==> flow/design.v <==
`timescale 1fs / 1fs
module row_col_cod #(
		     parameter WORD_W = 8,
		     parameter ROW_W = 4,  
			 parameter SIZE = (1<<ROW_W)
		     )
   (
    input 		  rst,
    input 		  en,
    input 		  clk,
    input [WORD_W-1:0] 	  word,
    output reg [SIZE-1:0] r_all_nxt, 
    output reg [SIZE-1:0] row_nxt,
    output reg [SIZE-1:0] col_nxt);
   integer 		  i;
   reg [WORD_W-ROW_W-1:0] 	  r_all_bin, col_bin;
   always @* begin
      r_all_nxt[SIZE-1] = 1'b1;
      r_all_bin = word>>ROW_W;  
      for(i = 0; i < SIZE ; i=i+1)begin
	 if( i < r_all_bin)
	   r_all_nxt[i] = 1'b0;
	 else
	   r_all_nxt[i] = 1'b1;
	 if(i == r_all_bin)
	   row_nxt[i] = 1'b1;
	 else
	   row_nxt[i] = 1'b0;
      end
      col_bin = (word<<ROW_W)>>ROW_W;  
      if(r_all_bin[0] == 0)
	for(i=0; i < SIZE; i = i+1)
	  if(i < col_bin)
	    col_nxt[i] = 1'b1;
	  else
	    col_nxt[i] = 1'b0;
      else
	for(i=(SIZE-1); i >= 0 ; i = i-1)
	  if(i >= (SIZE-col_bin))
	    col_nxt[i] = 1'b1;
	  else
	    col_nxt[i] = 1'b0;
   end
endmodule 
`timescale 1fs / 1fs
module row_col_cod_reg #(
		     parameter WORD_W = 8,
		     parameter ROW_W = 4,  
			 parameter SIZE = (1<<ROW_W)
		     )
   (
    input 		  rst,
    input 		  en,
    input 		  clk,
	input [SIZE-1:0] r_all_nxt, 
    input [SIZE-1:0] row_nxt,
    input [SIZE-1:0] col_nxt,
    output reg [SIZE-1:0] r_all, 
    output reg [SIZE-1:0] row,
    output reg [SIZE-1:0] col);
   always @ (posedge clk, posedge rst) begin 
      if(rst)begin
	 r_all <= 16'd0;
	   col <= 16'd0;
	   row <= 16'd0;
      end
      else if(en)begin
	 r_all <= r_all_nxt;
	 row <= row_nxt;
	 col <= col_nxt;
      end
   end 
endmodule
`timescale 1fs / 1fs
module row_col_cod_5x5 #(
		     parameter MAX = 25  
		     )
   (
    input 		  rst,
    input 		  en,
    input 		  clk,
    input [4:0] 	  word,
    output reg [4:0] r_all, 
    output reg [4:0] row,
    output reg [4:0] col);
    parameter SIZE = 3'd5;  
   integer 		  i;
   reg [4:0] 	  r_all_nxt, row_nxt, col_nxt;
   reg [2:0] 	  r_all_bin; 
   reg [2:0] 	  col_bin;
   always @* begin
	  r_all_nxt[4] = 1'b1;
      r_all_nxt[3:0] = r_all[3:0];
      row_nxt = row;
      r_all_bin = 3'd0;
      col_bin = 3'd0;
      col_nxt = col;
      if(word > MAX)
	 r_all_nxt = {SIZE{1'b1}};
      else begin
	 if(word <= 5'd5)begin
	   r_all_bin = 3'd0;
	   col_bin = word;
	 end
	 else
	   if(word <= 5'd10)begin
	      r_all_bin = 3'd1;
	      col_bin = word - 5'd5;
	   end
	   else
	     if(word <= 5'd15)begin
		r_all_bin = 3'd2;
		col_bin = word - 5'd10;
	     end
	     else
	       if(word <= 5'd20)begin
		  r_all_bin = 3'd3;
		  col_bin = word - 5'd15;
	       end
	       else begin
		  r_all_bin = 3'd4;
		  col_bin = word - 5'd20;
	       end
	 for(i = 0; i < SIZE ; i=i+1)begin
	    if( i < r_all_bin)
	      r_all_nxt[i] = 1'b0;
	    else
	      r_all_nxt[i] = 1'b1;
	    if(i == r_all_bin)
	      row_nxt[i] = 1'b1;
	    else
	      row_nxt[i] = 1'b0;
	 end
	 if(r_all_bin[0] == 0)
	   for(i=0; i < SIZE; i = i+1)
	     if(i < col_bin)
	       col_nxt[i] = 1'b1;
	     else
	       col_nxt[i] = 1'b0;
	 else
	   for(i=(SIZE-1); i >= 0 ; i = i-1)
	     if(i >= (SIZE-col_bin))
	       col_nxt[i] = 1'b1;
	     else
	       col_nxt[i] = 1'b0;
      end
   end
   always @ (posedge clk, posedge rst) begin 
      if(rst)begin
	 r_all <= 5'd0;
	 row <= 5'd0;
	 col <= 5'd0;
      end
      else if(en)begin
	 r_all <= r_all_nxt;
	 row <= row_nxt;
	 col <= col_nxt;
      end
   end 
endmodule  
`timescale 1fs / 1fs
module tdc_digital (
		    input 	  rst,
		    input 	  en,
		    input 	  clk,
		    input [6:0]  counter_in,
		    input [15:0] phase_in,
		    output [11:0] tdc_word);
   reg [6:0]				      counter;
   reg [15:0] 				      phase; 				      
   integer 				      i,j;
   always @ (posedge clk, posedge rst) begin 
      if(rst == 1'b1) begin
	 for (i=0; i<7; i=i+1) 
	   counter[i] <= 1'b0;
	 for (i=0; i<16; i=i+1) 
	   phase[i] <= 1'b0;
      end
      else if(en == 1'b1) begin
	 for (i=0; i<7; i=i+1) 
	   counter[i] <= counter_in[i];
	 for (i=0; i<16; i=i+1) 
	   phase[i] <= phase_in[i];
      end
   end 
   wire [6:0]			      counter_aux,counter_mod;
   reg [6:0] 			      counter_last;
   assign counter_aux = (phase[0] == 1) ? counter-1 : counter;
   assign counter_mod = counter_last - counter_aux;
   reg 				      edge_flag;
   reg  [4:0] 			      edge_index,edge_index_last;
   wire [4:0] 			      phase_shift;
   always @* begin
      edge_flag = 1'b0;
      edge_index = 5'd0;
      for (j=1; j<16; j = j+1) begin
	 if(phase[j-1]==1'b1 && phase[j]==1'b0) begin
	    edge_index = j-1'd1;
	    edge_flag = 1'b1;
	 end
	 if(phase[j-1]==1'b0 && phase[j]==1'b1) begin
	    edge_index = j-1'b1 + 5'd16;
	    edge_flag = 1'b1;
	 end
      end
      if(edge_flag == 1'b0)
	if(phase[5] == 1'b1)
	  edge_index = 5'd15;
	else
	  edge_index = 5'd31;
   end 
   assign tdc_word = (counter_mod<<5) + edge_index - edge_index_last;
   always @ (posedge clk, posedge rst)
     if(rst) begin
	counter_last <= 1'b0;
	edge_index_last <= 1'b0;
	end
     else if(en) begin
       counter_last <= counter_aux;
	edge_index_last <= edge_index;
     end	
endmodule
`timescale 1fs / 1fs
module adpll_ctr0(
    input 	      rst,
    input 	      en,
    input 	      clk,
    input [26-1:0] FCW,
    input [1:0]       adpll_mode,
    output reg 	      channel_lock,
    output 	      channel_sat,
    input 	      data_mod,
    output 	      dco_pd,
    output [4:0]      dco_c_l_rall,
    output [4:0]      dco_c_l_row,
    output [4:0]      dco_c_l_col,
    output [15:0]     dco_c_m_rall,
    output [15:0]     dco_c_m_row,
    output [15:0]     dco_c_m_col,
    output [15:0]     dco_c_s_rall,
    output [15:0]     dco_c_s_row,
    output [15:0]     dco_c_s_col,
    output 	      tdc_pd,
    output 	      tdc_pd_inj,
    input [6:0]       tdc_ripple_count,
    input [15:0]      tdc_phase,
    input [3:0]       alpha_l,
    input [3:0]       alpha_m,
    input [3:0]       alpha_s_rx,
    input [3:0]       alpha_s_tx,
    input [3:0]       beta,
    input [2:0]       lambda_rx,
    input [2:0]       lambda_tx,
    input [1:0]       iir_n_rx,
    input [1:0]       iir_n_tx, 
    input [4:0]       FCW_mod,
    input [4:0]       dco_c_l_word_test,
    input [7:0]       dco_c_m_word_test,
    input [7:0]       dco_c_s_word_test,
    input 	      dco_pd_test,
    input 	      tdc_pd_test,
    input 	      tdc_pd_inj_test		 
		 );
   wire signed [4:0]  dco_c_l_word;
   wire signed [7:0]  dco_c_m_word;
   wire signed [7:0]  dco_c_s_word;
   wire [11:0] 	      tdc_word;
   wire [15:0]     dco_c_m_rall_nxt;
   wire [15:0]     dco_c_m_row_nxt;
   wire [15:0]     dco_c_m_col_nxt;
   wire [15:0]     dco_c_s_rall_nxt;
   wire [15:0]     dco_c_s_row_nxt;
   wire [15:0]     dco_c_s_col_nxt;
   parameter IDLE = 5'b00001, PU = 5'b00010, C_L = 5'b00100, C_M = 5'b01000, C_S = 5'b10000;
   parameter  PD = 2'd0, TEST = 2'd1, RX = 2'd2, TX = 2'd3;
   reg [26-1:0] FCW_last;
   reg [1:0] 	   adpll_mode_last;
   reg [3:0] 	   alpha;
   reg [8:0] 	   time_count, time_count_nxt;
   reg 		   dco_pd_state, dco_pd_state_nxt;
   reg 		   tdc_pd_state, tdc_pd_state_nxt;
   reg 		   tdc_pd_inj_state, tdc_pd_inj_state_nxt;
   reg [4:0] 	   state_rx, state_rx_nxt;
   reg 		   rst_accum, rst_accum_nxt;
   reg 		   rst_lock_detect_nxt, rst_lock_detect;
   reg 		   en_lock_detect_nxt, en_lock_detect;
   reg 		   channel_lock_nxt;
   reg 		   en_integral, en_integral_nxt;
   reg 		   en_mod,en_mod_nxt;
   wire 	   rst_accum_all;
   wire        rst_lock_detect_all;
   wire signed [7:0] 		otw_int_round_sat;
   reg signed [4:0] 		otw_l_fixed, otw_l_fixed_nxt;
   reg signed [7:0] 		otw_m_fixed, otw_m_fixed_nxt;
   reg signed [7:0] 		otw_s_fixed, otw_s_fixed_nxt;
   wire signed [27-1:0] 	      ph_diff;
   wire signed [27-1:0] 	      ph_diff_accum;
   reg signed [27-1:0] 	ph_diff_accum_last;
   wire signed [27-1:0] 	ph_diff_mod;
   wire signed [27-1:0] 	freq_dev;
   wire signed [27-1:0] 	integral;
   wire signed [27-1:0] 	integral_beta;
   reg signed [27-1:0] 	integral_last;
   reg [1:0] 			iir_n;
   reg [2:0] 			lambda;
   wire signed [27-1:0] 	iir_out;
   wire signed [27-1:0] 	iir1_in, iir2_in, iir3_in;
   wire signed [27-1:0] 	iir1_out, iir2_out, iir3_out;
   reg signed [27-1:0] 	iir1_out_last, iir2_out_last, iir3_out_last;
   reg signed [27-1-14:0]      aux1, aux1_nxt, aux2, aux2_nxt;
   reg [4:0] 			      aux1_count, aux1_count_nxt, aux2_count, aux2_count_nxt;
   reg 				      lock_detect, lock_detect_nxt;
   reg signed [27-1-14:0]       lock_detect_word, lock_detect_word_nxt;
   row_col_cod_5x5 row_col_cod_l(
			    .rst(rst),
			    .en(en),
			    .clk(clk),
			    .word((dco_c_l_word[4]==0)?dco_c_l_word+5'd13:
				  dco_c_l_word-5'd19),
			    .r_all(dco_c_l_rall),
			    .row(dco_c_l_row),
			    .col(dco_c_l_col)
			    );
   row_col_cod row_col_cod_m(
			    .rst(rst),
			    .en(en),
			    .clk(clk),
			    .word({~dco_c_m_word[7],dco_c_m_word[6:0]}), 
			    .r_all_nxt(dco_c_m_rall_nxt),
			    .row_nxt(dco_c_m_row_nxt),
			    .col_nxt(dco_c_m_col_nxt)
			    );
   row_col_cod_reg row_col_cod_reg_m(
			    .rst(rst),
			    .en(en),
			    .clk(clk),
				.r_all_nxt(dco_c_m_rall_nxt),
			    .row_nxt(dco_c_m_row_nxt),
			    .col_nxt(dco_c_m_col_nxt),
			    .r_all(dco_c_m_rall),
			    .row(dco_c_m_row),
			    .col(dco_c_m_col)
			    );
   row_col_cod row_col_cod_s(
			    .rst(rst),
			    .en(en),
			    .clk(clk),
			    .word({~dco_c_s_word[7],dco_c_s_word[6:0]}),
			    .r_all_nxt(dco_c_s_rall_nxt),
			    .row_nxt(dco_c_s_row_nxt),
			    .col_nxt(dco_c_s_col_nxt)
			    );
   row_col_cod_reg row_col_cod_reg_s(
			    .rst(rst),
			    .en(en),
			    .clk(clk),
				.r_all_nxt(dco_c_s_rall_nxt),
			    .row_nxt(dco_c_s_row_nxt),
			    .col_nxt(dco_c_s_col_nxt),
			    .r_all(dco_c_s_rall),
			    .row(dco_c_s_row),
			    .col(dco_c_s_col)
			    );
   tdc_digital tdc_digital0(
			  .clk(clk),
			  .rst(rst),
			  .en(en),
			  .counter_in(tdc_ripple_count),
			  .phase_in(tdc_phase),
			  .tdc_word(tdc_word));
   assign dco_pd = (adpll_mode == TEST)? dco_pd_test : dco_pd_state;
   assign tdc_pd = (adpll_mode == TEST)? tdc_pd_test : tdc_pd_state;
   assign tdc_pd_inj = (adpll_mode == TEST)? tdc_pd_inj_test : tdc_pd_inj_state;
   assign ph_diff = FCW - {tdc_word,{{(14){1'b0}}}};
   assign freq_dev = (data_mod == 1'b1)? 
		     {{{(12+1){1'b0}}},FCW_mod,{{(14-5){1'b0}}}}:
		     ~{{{(12+1){1'b0}}},FCW_mod,{{(14-5){1'b0}}}}+1;
   assign ph_diff_mod = (en_mod==1'b0)? ph_diff: ph_diff + freq_dev;
   assign ph_diff_accum = ph_diff_accum_last + ph_diff_mod;
   assign rst_accum_all = rst | rst_accum;
   always @ (posedge clk, posedge rst_accum_all)
     if(rst_accum_all)
       ph_diff_accum_last <= 27'd0;
     else if(en)
       ph_diff_accum_last <= ph_diff_accum;
   assign integral = iir_out + integral_last;
   assign integral_beta = integral >>> beta;
   always @ (posedge clk, posedge rst_accum_all)
      if(rst_accum_all)
         integral_last <= 27'd0;
      else if(en&en_integral) 
	          integral_last <= integral;
   assign iir1_in = ph_diff_accum;
   assign iir1_out = (iir1_in>>>lambda)-(iir1_out_last>>>lambda)+iir1_out_last;
   assign iir2_in = iir1_out;
   assign iir2_out = (iir2_in>>>lambda)-(iir2_out_last>>>lambda)+iir2_out_last;
   assign iir3_in = iir2_out;
   assign iir3_out = (iir3_in>>>lambda)-(iir3_out_last>>>lambda)+iir3_out_last;
   assign iir_out = iir_n[1] ? (iir_n[0] ? iir3_out : iir2_out) :
		    (iir_n[0] ? iir1_out : iir1_in);
   always @ (posedge clk, posedge rst_accum_all )
     if(rst_accum_all) begin
	iir1_out_last <= 27'd0;
	iir2_out_last <= 27'd0;
	iir3_out_last <= 27'd0;
     end
     else if(en) begin
	iir1_out_last <= iir1_out;
	iir2_out_last <= iir2_out;
	iir3_out_last <= iir3_out;
     end 
   wire signed [27-1:0] 	ntw;
   wire signed [27-1:0] 	otw;
   wire [14-1:0] 		otw_frac;
   wire signed [27-1-14:0] otw_int;
   wire signed [27-1-14:0] otw_int_round; 
   assign ntw = (en_integral == 1'b1)? integral_beta + (iir_out >>> alpha) :
		iir_out >>> alpha;
   assign otw = (ntw << 7);
   assign otw_int = otw[27-1:14];
   assign otw_int_round = (otw[13]) ? otw_int + 1 : otw_int;
   assign otw_int_round_sat = (state_rx == C_L)? ((otw_int_round > 16'sd12 ) ? 8'sd12 :
   			      ((otw_int_round < -16'sd13 ) ? -8'sd13:otw_int_round )) : 
			      (otw_int_round > 16'sd127 ) ? 8'sd127 :
			      ((otw_int_round < -16'sd128 ) ? -8'sd128: otw_int_round); 
   assign dco_c_l_word = (adpll_mode == TEST)? dco_c_l_word_test :
			 (((state_rx == C_L) && ~rst_accum )? otw_int_round_sat :
			  otw_l_fixed);
   assign dco_c_m_word = (adpll_mode == TEST)? dco_c_m_word_test :
			 (((state_rx == C_M) && ~rst_accum )? otw_int_round_sat :
			 otw_m_fixed);
   assign dco_c_s_word = (adpll_mode == TEST)? dco_c_s_word_test :
			 (((state_rx == C_S) && ~rst_accum )? otw_int_round_sat :
			 otw_s_fixed);
   assign channel_sat = (dco_c_s_word == -8'sd128) || (dco_c_s_word == 8'sd127);
   always @ * begin
      state_rx_nxt = state_rx;
      otw_l_fixed_nxt = otw_l_fixed;
      otw_m_fixed_nxt = otw_m_fixed;
      otw_s_fixed_nxt = otw_s_fixed;
      time_count_nxt = time_count;
      dco_pd_state_nxt = dco_pd_state;
      tdc_pd_state_nxt = tdc_pd_state;
      tdc_pd_inj_state_nxt = tdc_pd_inj_state;  
      rst_accum_nxt = rst_accum;
      rst_lock_detect_nxt = rst_lock_detect;
      en_lock_detect_nxt = en_lock_detect;
      alpha = alpha_s_rx;
      channel_lock_nxt = channel_lock;
      en_integral_nxt = en_integral;
      lambda = lambda_rx;
      iir_n = 2'd0;
      en_mod_nxt = en_mod;
      if( (FCW != FCW_last) || (adpll_mode != adpll_mode_last))
	state_rx_nxt = IDLE;
      else
	case(state_rx)
	  IDLE:
	    begin
	       time_count_nxt = 9'd0;
	       otw_l_fixed_nxt = 5'sd0;
	       otw_m_fixed_nxt = 8'sd0;
	       otw_s_fixed_nxt = 8'sd0;
	       en_lock_detect_nxt = 1'b0;
	       rst_lock_detect_nxt = 1'b1;
	       channel_lock_nxt = 1'b0;
	       en_integral_nxt = 1'b0;
	       en_mod_nxt = 1'b0;
	       if(adpll_mode == PD) begin
		  dco_pd_state_nxt = 1'b1;
		  tdc_pd_state_nxt = 1'b1;
		  tdc_pd_inj_state_nxt = 1'b1;
	       end
	       if(adpll_mode == RX || adpll_mode == TX )
		 state_rx_nxt = PU;
	    end
	  PU: 
	    begin
	       time_count_nxt = time_count + 9'd1;
	       dco_pd_state_nxt = 1'b0;
	       case(time_count)
		 6'd16: tdc_pd_state_nxt = 1'b0;
		 6'd48: tdc_pd_inj_state_nxt = 1'b0;
		 7'd112:
		   begin 
		      state_rx_nxt = C_L;
		      rst_accum_nxt = 1'b1;
		      time_count_nxt = 9'd0; 
		   end
	       endcase
	    end 
	  C_L:  
	    begin
	       rst_accum_nxt = 1'b0;
	       rst_lock_detect_nxt = 1'b0;
	       alpha = alpha_l;
	       en_lock_detect_nxt = 1'b1;
	       if(lock_detect & (~rst_lock_detect))begin
		  otw_l_fixed_nxt = lock_detect_word;	      
		  state_rx_nxt = C_M;
		  rst_accum_nxt = 1'b1;
		  rst_lock_detect_nxt = 1'b1;
	       end
	    end 
	  C_M:  
	    begin
	       rst_accum_nxt = 1'b0;
	       alpha = alpha_m;
	       rst_lock_detect_nxt = 1'b0;
	       if(lock_detect & (~rst_lock_detect))begin		  
		  otw_m_fixed_nxt = lock_detect_word;  
		  state_rx_nxt = C_S;
		  rst_accum_nxt = 1'b1;
		  en_lock_detect_nxt = 1'b0;
	       end
	    end 
	  C_S:  
	    begin 
	       case(adpll_mode)
		 RX: 
		   begin
		      rst_accum_nxt = 1'b0;
		      alpha = alpha_s_rx;
		      iir_n = iir_n_rx;
		      lambda = lambda_rx;
		      time_count_nxt = time_count + 9'd1;
		      if(beta > 4'd0)
			en_integral_nxt = 1'b1;
		      case(time_count)
			9'd480: channel_lock_nxt = 1'b1;   
		      endcase 
		   end 
		 TX:
		   begin
		      rst_accum_nxt = 1'b0;
		      alpha = alpha_s_tx;
		      iir_n = iir_n_tx;
		      lambda = lambda_tx;
		      time_count_nxt = time_count + 9'd1;
		      case(time_count)
			9'd480: channel_lock_nxt = 1'b1;   
		      endcase
		      if(channel_lock == 1'b1) 
			en_mod_nxt = 1'b1;
		   end	 
	       endcase
	    end
	endcase  
   end
   always @ (posedge clk, posedge rst)
     if(rst)begin
	state_rx <= IDLE;
	time_count <= 9'd0;
	dco_pd_state <= 1'b1;
	tdc_pd_state <= 1'b1;
	tdc_pd_inj_state <= 1'b1;
	rst_accum <= 1'b0;
	otw_l_fixed <= 5'sd0;
	otw_m_fixed <= 8'sd0;
	otw_s_fixed <= 8'sd0;
	en_lock_detect <= 1'b0;
	rst_lock_detect <= 1'b0;
	channel_lock <= 1'b0;
	en_integral <= 1'b0;
	en_mod <= 1'b0;
	FCW_last <= 26'd0;
	adpll_mode_last <= 2'd0;
     end
     else if(en)begin
	state_rx <= state_rx_nxt;
	time_count <= time_count_nxt;
	dco_pd_state <= dco_pd_state_nxt;
	tdc_pd_state <= tdc_pd_state_nxt;
	tdc_pd_inj_state <= tdc_pd_inj_state_nxt;
   	rst_accum <= rst_accum_nxt;
	otw_l_fixed <= otw_l_fixed_nxt;
	otw_m_fixed <= otw_m_fixed_nxt;
	otw_s_fixed <= otw_s_fixed_nxt;
	en_lock_detect <= en_lock_detect_nxt;
	rst_lock_detect <= rst_lock_detect_nxt ;
	channel_lock <= channel_lock_nxt;
	en_integral <= en_integral_nxt;
	en_mod <= en_mod_nxt;
	FCW_last <= FCW;
	adpll_mode_last <= adpll_mode;
     end 
   always @ * begin
      aux1_nxt = aux1;
      aux2_nxt = aux2;
      aux1_count_nxt = aux1_count;
      aux2_count_nxt = aux2_count;
      lock_detect_nxt = lock_detect;
      lock_detect_word_nxt = lock_detect_word;
      if(otw_int_round_sat == aux1) begin
	 aux1_count_nxt = aux1_count_nxt + 4'd1;
	 if(aux1_count_nxt == 4'd15 || (state_rx == C_L && aux1_count_nxt == 5'd8 )  )begin
	    lock_detect_nxt = 1'b1;
	    lock_detect_word_nxt = aux1;
	 end
      end
      else 
	if(otw_int_round_sat == aux2) begin
	   aux2_count_nxt = aux2_count_nxt + 4'd1;
	   if(aux2_count_nxt == 4'd15 || (state_rx == C_L && aux1_count_nxt == 5'd8 ) )begin
	      lock_detect_nxt = 1'b1;
	      lock_detect_word_nxt = aux2;   
	   end	   
	end
	else begin
	   aux1_nxt = otw_int_round;
	   aux1_count_nxt = 4'd1;
	   aux2_nxt = aux1;
	   aux2_count_nxt = aux1_count;
	end 
   end 
   assign rst_lock_detect_all  = rst|rst_lock_detect;
   always @ (posedge clk, posedge rst_lock_detect_all)
     if(rst_lock_detect_all)begin
	aux1 <= {(27-14){1'b1}};
     aux2 <= {(27-14){1'b1}};
     aux1_count <=4'h0;
     aux2_count <= 4'h0;
     lock_detect <= 1'b0;
     lock_detect_word <= {(27-14){1'b1}};
  end
     else if(en & en_lock_detect)begin
	aux1 <= aux1_nxt;
	aux2 <= aux2_nxt;
	aux1_count <= aux1_count_nxt;
	aux2_count <= aux2_count_nxt;
	lock_detect <= lock_detect_nxt;
	lock_detect_word <= lock_detect_word_nxt;
     end
endmodule 
`timescale 1fs / 1fs
module adpll_ctr
   (
    input                     rst,
    input                     clk,
    input                     valid,
    input [5-1:0] address,
    input [26-1:0] wdata,
    input                     wstrb,
    output [1:0]              rdata,
    output reg                ready,
    input                     data_mod,  
    output                    dco_pd,
    output reg [1:0]          dco_osc_gain,
    output [4:0]              dco_c_l_rall,
    output [4:0]              dco_c_l_row,
    output [4:0]              dco_c_l_col,
    output [15:0]             dco_c_m_rall,
    output [15:0]             dco_c_m_row,
    output [15:0]             dco_c_m_col,
    output [15:0]             dco_c_s_rall,
    output [15:0]             dco_c_s_row,
    output [15:0]             dco_c_s_col,
    output                    tdc_pd,
    output                    tdc_pd_inj,
    output reg [2:0]          tdc_ctr_freq,
    input [6:0]               tdc_ripple_count,
    input [15:0]              tdc_phase
    );
   always @(posedge clk, posedge rst) begin
     if (rst)
       ready <= 1'b0;
     else
       ready <= valid;
   end
   reg                        rst_soft;
   reg [26-1:0]            FCW;
   reg [1:0]                  adpll_mode;
   reg                        en;
   reg [3:0]                  alpha_l;
   reg [3:0]                  alpha_m;
   reg [3:0]                  alpha_s_rx;
   reg [3:0]                  alpha_s_tx;
   reg [3:0]                  beta;
   reg [2:0]                  lambda_rx;
   reg [2:0]                  lambda_tx;
   reg [1:0]                  iir_n_rx;
   reg [1:0]                  iir_n_tx;
   reg [4:0]                  FCW_mod;
   reg signed [4:0]           dco_c_l_word_test;
   reg signed [7:0]           dco_c_m_word_test;
   reg signed [7:0]           dco_c_s_word_test;
   reg                        dco_pd_test;
   reg                        tdc_pd_test;
   reg                        tdc_pd_inj_test;
   wire                       rst_int;
   assign rst_int = rst | rst_soft;
   wire                       channel_lock;
   wire                       channel_sat;
   assign rdata = (address == (5'd0))? {{1'b0}, channel_lock}:
                  (address == (5'd23))? {{1'b0}, channel_sat}:
                  {2'b11};
   always @ (posedge clk, posedge rst) begin
     if (rst) begin
        rst_soft <= 1'b0;
        FCW <= 26'h2620000;  
        adpll_mode <= 2'b0;
        en <= 1'b0;
        alpha_l <= 4'd14;
        alpha_m <= 4'd8;
        alpha_s_rx <= 4'd7;
        alpha_s_tx <= 4'd4;
        beta <= 4'd0;
        lambda_rx <= 3'd2;
        lambda_tx <= 3'd2;
        iir_n_rx <= 2'd3;
        iir_n_tx <= 2'd2;
        FCW_mod <= 5'b01001;  
        dco_c_l_word_test <= 5'sd0;
        dco_c_m_word_test <= 8'sd0;
        dco_c_s_word_test <= 8'sd0;
        dco_pd_test <= 1'b1;
        tdc_pd_test <= 1'b1;
        tdc_pd_inj_test <= 1'b1;
        tdc_ctr_freq <= 3'b100;
        dco_osc_gain <= 2'b10;
     end else if (valid & wstrb) begin
        case (address)
          (5'd1): rst_soft <= wdata[0];
          (5'd2): FCW <= wdata[26-1:0];
          (5'd3): adpll_mode <= wdata[1:0];
          (5'd4): en <= wdata[0];
          (5'd5): alpha_l <= wdata[3:0];
          (5'd6): alpha_m <= wdata[3:0];
          (5'd7): alpha_s_rx <= wdata[3:0];
          (5'd8): alpha_s_tx <= wdata[3:0];
          (5'd9): beta <= wdata[3:0];
          (5'd10): lambda_rx <= wdata[2:0];
          (5'd11): lambda_tx <= wdata[2:0];
          (5'd12): iir_n_rx <= wdata[1:0];
          (5'd13): iir_n_tx <= wdata[1:0];
          (5'd14): FCW_mod <= wdata[4:0];
          (5'd15): dco_c_l_word_test <= wdata[4:0];
          (5'd16): dco_c_m_word_test <= wdata[7:0];
          (5'd17): dco_c_s_word_test <= wdata[7:0];
          (5'd18): dco_pd_test <= wdata[0];
          (5'd19): tdc_pd_test <= wdata[0];
          (5'd20): tdc_pd_inj_test <= wdata[0];
          (5'd21): tdc_ctr_freq <= wdata[2:0];
          (5'd22): dco_osc_gain <= wdata[1:0];
          default:;
        endcase
     end
   end
   adpll_ctr0 adpll_ctr0
     (
	  .clk               (clk),
	  .rst               (rst_int),
	  .en                (en),
	  .FCW               (FCW[26-1:0]),
	  .adpll_mode        (adpll_mode[1:0]),
	  .data_mod          (data_mod),
	  .tdc_ripple_count  (tdc_ripple_count[6:0]),
	  .tdc_phase         (tdc_phase[15:0]),
	  .alpha_l           (alpha_l[3:0]),
	  .alpha_m           (alpha_m[3:0]),
	  .alpha_s_rx        (alpha_s_rx[3:0]),
	  .alpha_s_tx        (alpha_s_tx[3:0]),
	  .beta              (beta[3:0]),
	  .lambda_rx         (lambda_rx[2:0]),
	  .lambda_tx         (lambda_tx[2:0]),
	  .iir_n_rx          (iir_n_rx[1:0]),
	  .iir_n_tx          (iir_n_tx[1:0]),
	  .FCW_mod           (FCW_mod[4:0]),
	  .dco_c_l_word_test (dco_c_l_word_test[4:0]),
	  .dco_c_m_word_test (dco_c_m_word_test[7:0]),
	  .dco_c_s_word_test (dco_c_s_word_test[7:0]),
	  .dco_pd_test       (dco_pd_test),
	  .tdc_pd_test       (tdc_pd_test),
	  .tdc_pd_inj_test   (tdc_pd_inj_test),
	  .channel_lock      (channel_lock),
	  .channel_sat       (channel_sat),
	  .dco_pd            (dco_pd),
	  .dco_c_l_rall      (dco_c_l_rall[4:0]),
	  .dco_c_l_row       (dco_c_l_row[4:0]),
	  .dco_c_l_col       (dco_c_l_col[4:0]),
	  .dco_c_m_rall      (dco_c_m_rall[15:0]),
	  .dco_c_m_row       (dco_c_m_row[15:0]),
	  .dco_c_m_col       (dco_c_m_col[15:0]),
	  .dco_c_s_rall      (dco_c_s_rall[15:0]),
	  .dco_c_s_row       (dco_c_s_row[15:0]),
	  .dco_c_s_col       (dco_c_s_col[15:0]),
	  .tdc_pd            (tdc_pd),
	  .tdc_pd_inj        (tdc_pd_inj)
      );
endmodule
# From RTL to reports: adpll_ctr
# Tool output for the design above before and after an edit, in the order of the flow.
# Lines under "orig" count in the file above, lines under "edited" in the edited file.
# "change": "edited" minus "orig" as printed here. "change_rel_pct": 100 x difference / "orig".
# Operators carry their Yosys type and port widths (W data, S select, Z words).
# Cell names lack the library's common part.
# A cell with n/a has no value.
# design
design	adpll_ctr
clk_port	clk
lib	sky130hd
pvt_corner	tt_025C_1v80

# Diff
# Unified diff, file above to edited file.
# The edited RTL no longer does the same as the RTL above: the edit was made by script, with no optimisation intended.
# begin of diff
@@ -1,5 +1,5 @@
 `timescale 1fs / 1fs
 module row_col_cod #(
-		     parameter WORD_W = 8,
+		     parameter WORD_W = 12,
 		     parameter ROW_W = 4,  
 			 parameter SIZE = (1<<ROW_W)
# end of diff

# Elaborated design
# Counts by Yosys on the flattened word-level netlist (proc, flatten, opt, wreduce; memories kept). Register bits leave out memories and registers merged into their read ports (data or address). Print and check cells are left out. Cells with the same type and inputs are merged into one.
# op_classes
element	orig	edited	change	change_rel_pct
bitwise	32	32	0	0.00
eq_ne	97	97	0	0.00
reduce_logical	97	97	0	0.00
n_mux	340	340	0	0.00
n_shift	8	8	0	0.00
n_cmp	121	121	0	0.00
addsub	29	29	0	0.00
# ops
cell	orig	edited	change	change_rel_pct
$lt A4 B4 Y1 const A	32	16	-16	-50.00
$lt A4 B8 Y1 const A	0	16	16	n/a
$lt A3 B4 Y1 const A	16	8	-8	-50.00
$lt A3 B8 Y1 const A	0	8	8	n/a
$lt A1 B4 Y1 const A	8	4	-4	-50.00
$lt A2 B4 Y1 const A	8	4	-4	-50.00
$lt A1 B8 Y1 const A	0	4	4	n/a
$lt A2 B8 Y1 const A	0	4	4	n/a
$logic_not A4 Y1	2	0	-2	-100.00
$sub A5 B4 Y6 const A	2	0	-2	-100.00
$logic_not A8 Y1	0	2	2	n/a
$sub A5 B8 Y9 const A	0	2	2	n/a
# Unchanged operator kinds not shown: 99.
# word_totals
element	orig	edited	change	change_rel_pct
register_bits	485	485	0	0.00
in_bits	59	59	0	0.00
output_inout_bits	122	122	0	0.00
wordCells	807	807	0	0.00

# Depth
# Depth = most cells in a row (Yosys ltp): at word level without a register or memory, in the mapped netlist without a sequential cell, where the memories' decode and read muxes count.
# logic_depth
element	orig	edited	change	change_rel_pct
depth_word	74	74	0	0.00
abc_area	0	0	n/a	n/a
mapped_depth	133	142	9	6.77
mapped_depth_nobuf	129	138	9	6.98

# Mapped cells and area
# The flow's flattened synthesis, as Yosys stat reports it; memories are mapped. The netlist is that of the ABC_AREA named above (0 if unset); the other value can give another one.
# types
cell	orig	edited	change	change_rel_pct
mux2i_1	178	256	78	43.82
a21oi_1	424	373	-51	-12.03
nor2_1	482	448	-34	-7.05
nor3_1	106	77	-29	-27.36
inv_1	387	363	-24	-6.20
a211oi_1	95	72	-23	-24.21
clkbuf_1	238	218	-20	-8.40
buf_2	37	18	-19	-51.35
xor2_1	85	103	18	21.18
buf_1	30	48	18	60.00
o2bb2ai_1	34	51	17	50.00
nand3_1	123	107	-16	-13.01
xnor2_1	136	121	-15	-11.03
o21ai_0	399	387	-12	-3.01
and3_1	46	34	-12	-26.09
or3_1	35	23	-12	-34.29
or4_1	8	20	12	150.00
o2111ai_1	18	7	-11	-61.11
# Unchanged cell types not shown: 15.
# Not every row of either side is listed.
# mapped
element	orig	edited	change	change_rel_pct
sequential_area_um2	12139.1	12139.1	0.0	0.00
cell_count	5653	5458	-195	-3.45
flip_flops	482	482	0	0.00
buf_cells	316	291	-25	-7.91
area_um2	45844.0	45030.7	-813.3	-1.77
# The figures by module come from a second, unflattened synthesis with its own total; it is not the netlist above.
# hier_totals
element	orig	edited	change	change_rel_pct
cells_unflattened	5366	5564	198	3.69
area_unflattened_um2	45931.6	47299.1	1367.5	2.98
# Rows give one instance, submodules left out.
# modules_orig
module	seq_area_um2	n_cells	n_inst	mod_area_um2
adpll_ctr0	6153.4	4281	1	33263.2
adpll_ctr	2407.3	245	1	3892.5
row_col_cod_reg	1201.2	102	2	1864.3
tdc_digital	875.8	265	1	2423.6
row_col_cod	0.0	118	2	706.9
row_col_cod_5x5	375.4	135	1	1209.9
# modules_edited
module	seq_area_um2	n_cells	n_inst	mod_area_um2
adpll_ctr0	6153.4	4493	1	34794.6
adpll_ctr	2407.3	245	1	3892.5
row_col_cod_reg	1201.2	102	2	1864.3
tdc_digital	875.8	283	1	2479.9
row_col_cod_5x5	375.4	135	1	1209.9
row_col_cod	0.0	102	2	596.8

# Path before layout
# OpenSTA on the mapped netlist: ideal clock, no wires. The path of least setup slack (recovery checks aside). Input and output delay are each 20% of the period. Register names are those of the netlist, which keeps one name where synthesis merged equal registers.
# synth_path
element	orig	edited	change	change_rel_pct
kind	input port to output port	input port to output port	n/a	n/a
startpoint	input port data_mod	input port data_mod	n/a	n/a
endpoint	output port rdata[0]	output port rdata[0]	n/a	n/a
slack_ps	4258	3257	-1001	n/a
t_required_ps	32000	32000	0	0.00
path_buffers	4	6	2	50.00
period_ps	40000	40000	0	0.00
out_delay_ps	8000	8000	0	0.00
launch_ps	8000	8000	0	0.00
delay_ps	19742	20743	1001	5.07
arrival_ps	27742	28743	1001	3.61
input_delay_ps	8000	8000	0	0.00
path_stages	100	102	2	2.00
period_less_setup_slack_ps	35742	36743	1001	2.80
# "delay_ps" is the arrival time less input delay plus setup time.
# At an output port there is no setup time.
# "path_stages" counts driving pins, that of a launching flip-flop among them; a cell with two outputs on the path counts twice.
# "period_less_setup_slack_ps" = period - worst setup slack (recovery checks aside). The figure is calculated, with input and output delays left at 20% of the set period.
# Between the ends stands the longest chain of elaborated cells between them, by number of cells; it is not shown to be the way that was timed. Of several equally long chains one is given.
# A line is the first line of the expression or statement that the cell stems from. Yosys adds cells for indexed reads and writes and turns some case tables into memories.
# synth_between_orig
cell_sequence	clkbuf_1 > mux2_2 > inv_1 > fa_1 > nor2b_1 > o21ai_0 > nand2b_1 > a21o_1 > a21o_1 > a21o_1 > a21o_1 > a21o_1 > a21o_1 > a21o_1 > a21o_1 > a21o_1 > a21o_1 > xnor2_1 > [64 not listed] > a21o_1 > a21o_1 > a21o_1 > a31oi_1 > xnor2_1 > a32oi_2 > or4b_4 > nor4_4 > xnor2_1 > buf_6 > o21ai_0 > a21oi_1 > a22oi_1 > or2_2 > nor3_1 > a31o_2 > o22ai_1 > nand2b_1
elab_chain_cells	31
cells_between	39
classes_between	add/sub (11); compare (4); eq/ne (2); shift (5); mux (16); reduce/logical (1)
# synth_rtl_orig
element	line_no	rtl
start, declared	646	input                     data_mod,
$mux W27	375	assign freq_dev = (data_mod == 1'b1)?
$add A27 B27 Y27	378	assign ph_diff_mod = (en_mod==1'b0)? ph_diff: ph_diff + freq_dev;
$mux W27	378
$add A27 B27 Y27	379	assign ph_diff_accum = ph_diff_accum_last + ph_diff_mod;
$sshr A27 B3 Y27	394	assign iir1_out = (iir1_in>>>lambda)-(iir1_out_last>>>lambda)+iir1_out_last;
$sub A27 B27 Y27	394
$add A27 B27 Y27	394
[17 not listed]	n/a
$mux W8	422	assign otw_int_round_sat = (state_rx == C_L)? ((otw_int_round > 16'sd12 ) ? 8'sd12 :
$mux W8	433	(((state_rx == C_S) && ~rst_accum )? otw_int_round_sat :
$mux W8	432	assign dco_c_s_word = (adpll_mode == TEST)? dco_c_s_word_test :
$eq A8 B8 Y1	435	assign channel_sat = (dco_c_s_word == -8'sd128) || (dco_c_s_word == 8'sd127);
$logic_or A1 B1 Y1	435
$mux W2	695	(address == (5'd23))? {{1'b0}, channel_sat}:
$mux W2	694	assign rdata = (address == (5'd0))? {{1'b0}, channel_lock}:
end, declared	644	output [1:0]              rdata,
# synth_between_edited
cell_sequence	clkbuf_1 > mux2_2 > inv_1 > fa_1 > nor2b_1 > o21ai_0 > nand2b_1 > a21o_1 > a21o_1 > a21o_1 > a21o_1 > a21o_1 > a21o_1 > a21o_1 > a21o_1 > xor2_1 > mux2_2 > ha_1 > [66 not listed] > a21o_1 > nand2_1 > a21oi_1 > a221o_1 > a31oi_1 > xnor2_1 > a32oi_1 > nor4_4 > xor3_2 > a31oi_1 > o211ai_1 > a32o_1 > or3_1 > a221o_1 > or2_2 > clkbuf_1 > o21ai_0 > a21o_1
elab_chain_cells	31
cells_between	39
classes_between	add/sub (11); compare (4); eq/ne (2); shift (5); mux (16); reduce/logical (1)
# synth_rtl_edited
element	line_no	rtl
start, declared	646	input                     data_mod,
$mux W27	375	assign freq_dev = (data_mod == 1'b1)?
$add A27 B27 Y27	378	assign ph_diff_mod = (en_mod==1'b0)? ph_diff: ph_diff + freq_dev;
$mux W27	378
$add A27 B27 Y27	379	assign ph_diff_accum = ph_diff_accum_last + ph_diff_mod;
$sshr A27 B3 Y27	394	assign iir1_out = (iir1_in>>>lambda)-(iir1_out_last>>>lambda)+iir1_out_last;
$sub A27 B27 Y27	394
$add A27 B27 Y27	394
[17 not listed]	n/a
$mux W8	422	assign otw_int_round_sat = (state_rx == C_L)? ((otw_int_round > 16'sd12 ) ? 8'sd12 :
$mux W8	433	(((state_rx == C_S) && ~rst_accum )? otw_int_round_sat :
$mux W8	432	assign dco_c_s_word = (adpll_mode == TEST)? dco_c_s_word_test :
$eq A8 B8 Y1	435	assign channel_sat = (dco_c_s_word == -8'sd128) || (dco_c_s_word == 8'sd127);
$logic_or A1 B1 Y1	435
$mux W2	695	(address == (5'd23))? {{1'b0}, channel_sat}:
$mux W2	694	assign rdata = (address == (5'd0))? {{1'b0}, channel_lock}:
end, declared	644	output [1:0]              rdata,

# Worst path after layout
# Path of least setup slack in the final report of the runs of pair A (OpenROAD, finished layout, wires in). Where an end is a register, its clock arrival counts in the times.
# The path's times are printed in steps of 10 ps; the period is the one set.
# layout_path
element	orig	edited	change	change_rel_pct
kind	input port to output port	input port to output port	n/a	n/a
startpoint	input port data_mod	input port data_mod	n/a	n/a
endpoint	output port rdata[0]	output port rdata[0]	n/a	n/a
t_required_ps	32000	32000	0	0.00
arrival_ps	30860	30860	0	0.00
path_stages	97	98	1	1.03
path_buffers	7	3	-4	-57.14
out_delay_ps	8000	8000	0	0.00
launch_ps	8000	8000	0	0.00
input_delay_ps	8000	8000	0	0.00
slack_ps	1140	1140	0	n/a
period_ps	40000	40000	0	0.00
# Between the ends stands the longest chain of elaborated cells between them, by number of cells; it is not shown to be the way that was timed. Of several equally long chains one is given.
# layout_between_orig
cell_sequence	clkdlybuf4s50_1 > mux2_2 > inv_1 > fa_1 > nor2b_1 > o21ai_0 > nand2b_1 > a21o_1 > a21o_1 > a21o_1 > a21o_1 > a21o_1 > a21o_1 > a21o_1 > a21o_1 > a21o_1 > a21o_1 > xnor2_1 > [61 not listed] > a21o_1 > a31oi_1 > buf_4 > xnor2_1 > a32oi_2 > or4b_4 > nor4_4 > xnor2_2 > buf_6 > nor2_1 > buf_4 > o21ai_0 > a32oi_2 > nor2_1 > a31o_2 > o22ai_1 > nand2b_1 > clkdlybuf4s50_1
elab_chain_cells	31
cells_between	39
classes_between	add/sub (11); compare (4); eq/ne (2); shift (5); mux (16); reduce/logical (1)
# layout_rtl_orig
element	line_no	rtl
start, declared	646	input                     data_mod,
$mux W27	375	assign freq_dev = (data_mod == 1'b1)?
$add A27 B27 Y27	378	assign ph_diff_mod = (en_mod==1'b0)? ph_diff: ph_diff + freq_dev;
$mux W27	378
$add A27 B27 Y27	379	assign ph_diff_accum = ph_diff_accum_last + ph_diff_mod;
$sshr A27 B3 Y27	394	assign iir1_out = (iir1_in>>>lambda)-(iir1_out_last>>>lambda)+iir1_out_last;
$sub A27 B27 Y27	394
$add A27 B27 Y27	394
[17 not listed]	n/a
$mux W8	422	assign otw_int_round_sat = (state_rx == C_L)? ((otw_int_round > 16'sd12 ) ? 8'sd12 :
$mux W8	433	(((state_rx == C_S) && ~rst_accum )? otw_int_round_sat :
$mux W8	432	assign dco_c_s_word = (adpll_mode == TEST)? dco_c_s_word_test :
$eq A8 B8 Y1	435	assign channel_sat = (dco_c_s_word == -8'sd128) || (dco_c_s_word == 8'sd127);
$logic_or A1 B1 Y1	435
$mux W2	695	(address == (5'd23))? {{1'b0}, channel_sat}:
$mux W2	694	assign rdata = (address == (5'd0))? {{1'b0}, channel_lock}:
end, declared	644	output [1:0]              rdata,
# layout_between_edited
cell_sequence	clkbuf_2 > mux2_2 > inv_1 > fa_1 > nor2b_1 > o21ai_0 > nand2b_1 > a21o_1 > a21o_1 > a21o_1 > a21o_1 > a21o_1 > a21o_1 > a21o_1 > a21o_1 > xor2_1 > mux2_2 > ha_1 > [62 not listed] > a21o_1 > nand2_1 > a21oi_1 > a221o_1 > a31oi_2 > xnor2_1 > a32oi_1 > nor4_4 > xor3_2 > a31oi_1 > o211ai_1 > a32o_1 > or3_1 > a221o_1 > or2_2 > o21ai_0 > a21o_1 > clkdlybuf4s50_1
elab_chain_cells	31
cells_between	39
classes_between	add/sub (11); compare (4); eq/ne (2); shift (5); mux (16); reduce/logical (1)
# layout_rtl_edited
element	line_no	rtl
start, declared	646	input                     data_mod,
$mux W27	375	assign freq_dev = (data_mod == 1'b1)?
$add A27 B27 Y27	378	assign ph_diff_mod = (en_mod==1'b0)? ph_diff: ph_diff + freq_dev;
$mux W27	378
$add A27 B27 Y27	379	assign ph_diff_accum = ph_diff_accum_last + ph_diff_mod;
$sshr A27 B3 Y27	394	assign iir1_out = (iir1_in>>>lambda)-(iir1_out_last>>>lambda)+iir1_out_last;
$sub A27 B27 Y27	394
$add A27 B27 Y27	394
[17 not listed]	n/a
$mux W8	422	assign otw_int_round_sat = (state_rx == C_L)? ((otw_int_round > 16'sd12 ) ? 8'sd12 :
$mux W8	433	(((state_rx == C_S) && ~rst_accum )? otw_int_round_sat :
$mux W8	432	assign dco_c_s_word = (adpll_mode == TEST)? dco_c_s_word_test :
$eq A8 B8 Y1	435	assign channel_sat = (dco_c_s_word == -8'sd128) || (dco_c_s_word == 8'sd127);
$logic_or A1 B1 Y1	435
$mux W2	695	(address == (5'd23))? {{1'b0}, channel_sat}:
$mux W2	694	assign rdata = (address == (5'd0))? {{1'b0}, channel_lock}:
end, declared	644	output [1:0]              rdata,

# Flow runs
# Both versions went through the flow (Yosys, OpenROAD) with the same settings in each pair. Constraints: input delay and output delay 20% of the set period each, output load 0.01 pF.
# flow_settings_pair_A
CORE_UTILIZATION	40
PLACE_DENSITY	0.6
period_ns	40.0
CAP_MARGIN	20
CORE_MARGIN	2
SLEW_MARGIN	20
# results_pair_A
element	orig	edited	change	change_rel_pct
synthesis_area_um2	45844.0	45030.7	-813.3	-1.77
design_die_area_um2	117334.0	115277.0	-2057.0	-1.75
post_route_stdcell_area_um2	52242.6	51578.2	-664.4	-1.27
worstSetupSlack_ps	1142	1136	-6	n/a
util_frac	0.458	0.46	0.002	n/a
# flow_settings_pair_B
ABC_AREA	1
CAP_MARGIN	5
CELL_PAD_IN_SITES_DETAIL_PLACEMENT	2
CELL_PAD_IN_SITES_GLOBAL_PLACEMENT	2
CORE_ASPECT_RATIO	0.85
CORE_UTILIZATION	31
CTS_CLUSTER_DIAMETER	394
CTS_CLUSTER_SIZE	30
GPL_ROUTABILITY_DRIVEN	1
GPL_TIMING_DRIVEN	1
PLACE_DENSITY_LB_ADDON	0.07
TNS_END_PERCENT	20
period_ns	26.5
CORE_MARGIN	2
SLEW_MARGIN	20
# results_pair_B
element	orig	edited	change	change_rel_pct
synthesis_area_um2	42609.6	42482.0	-127.6	-0.30
design_die_area_um2	140442.0	140026.0	-416.0	-0.30
post_route_stdcell_area_um2	58472.3	56965.9	-1506.4	-2.58
worstSetupSlack_ps	-3178	-2757	421	n/a
util_frac	0.428	0.418	-0.010	n/a
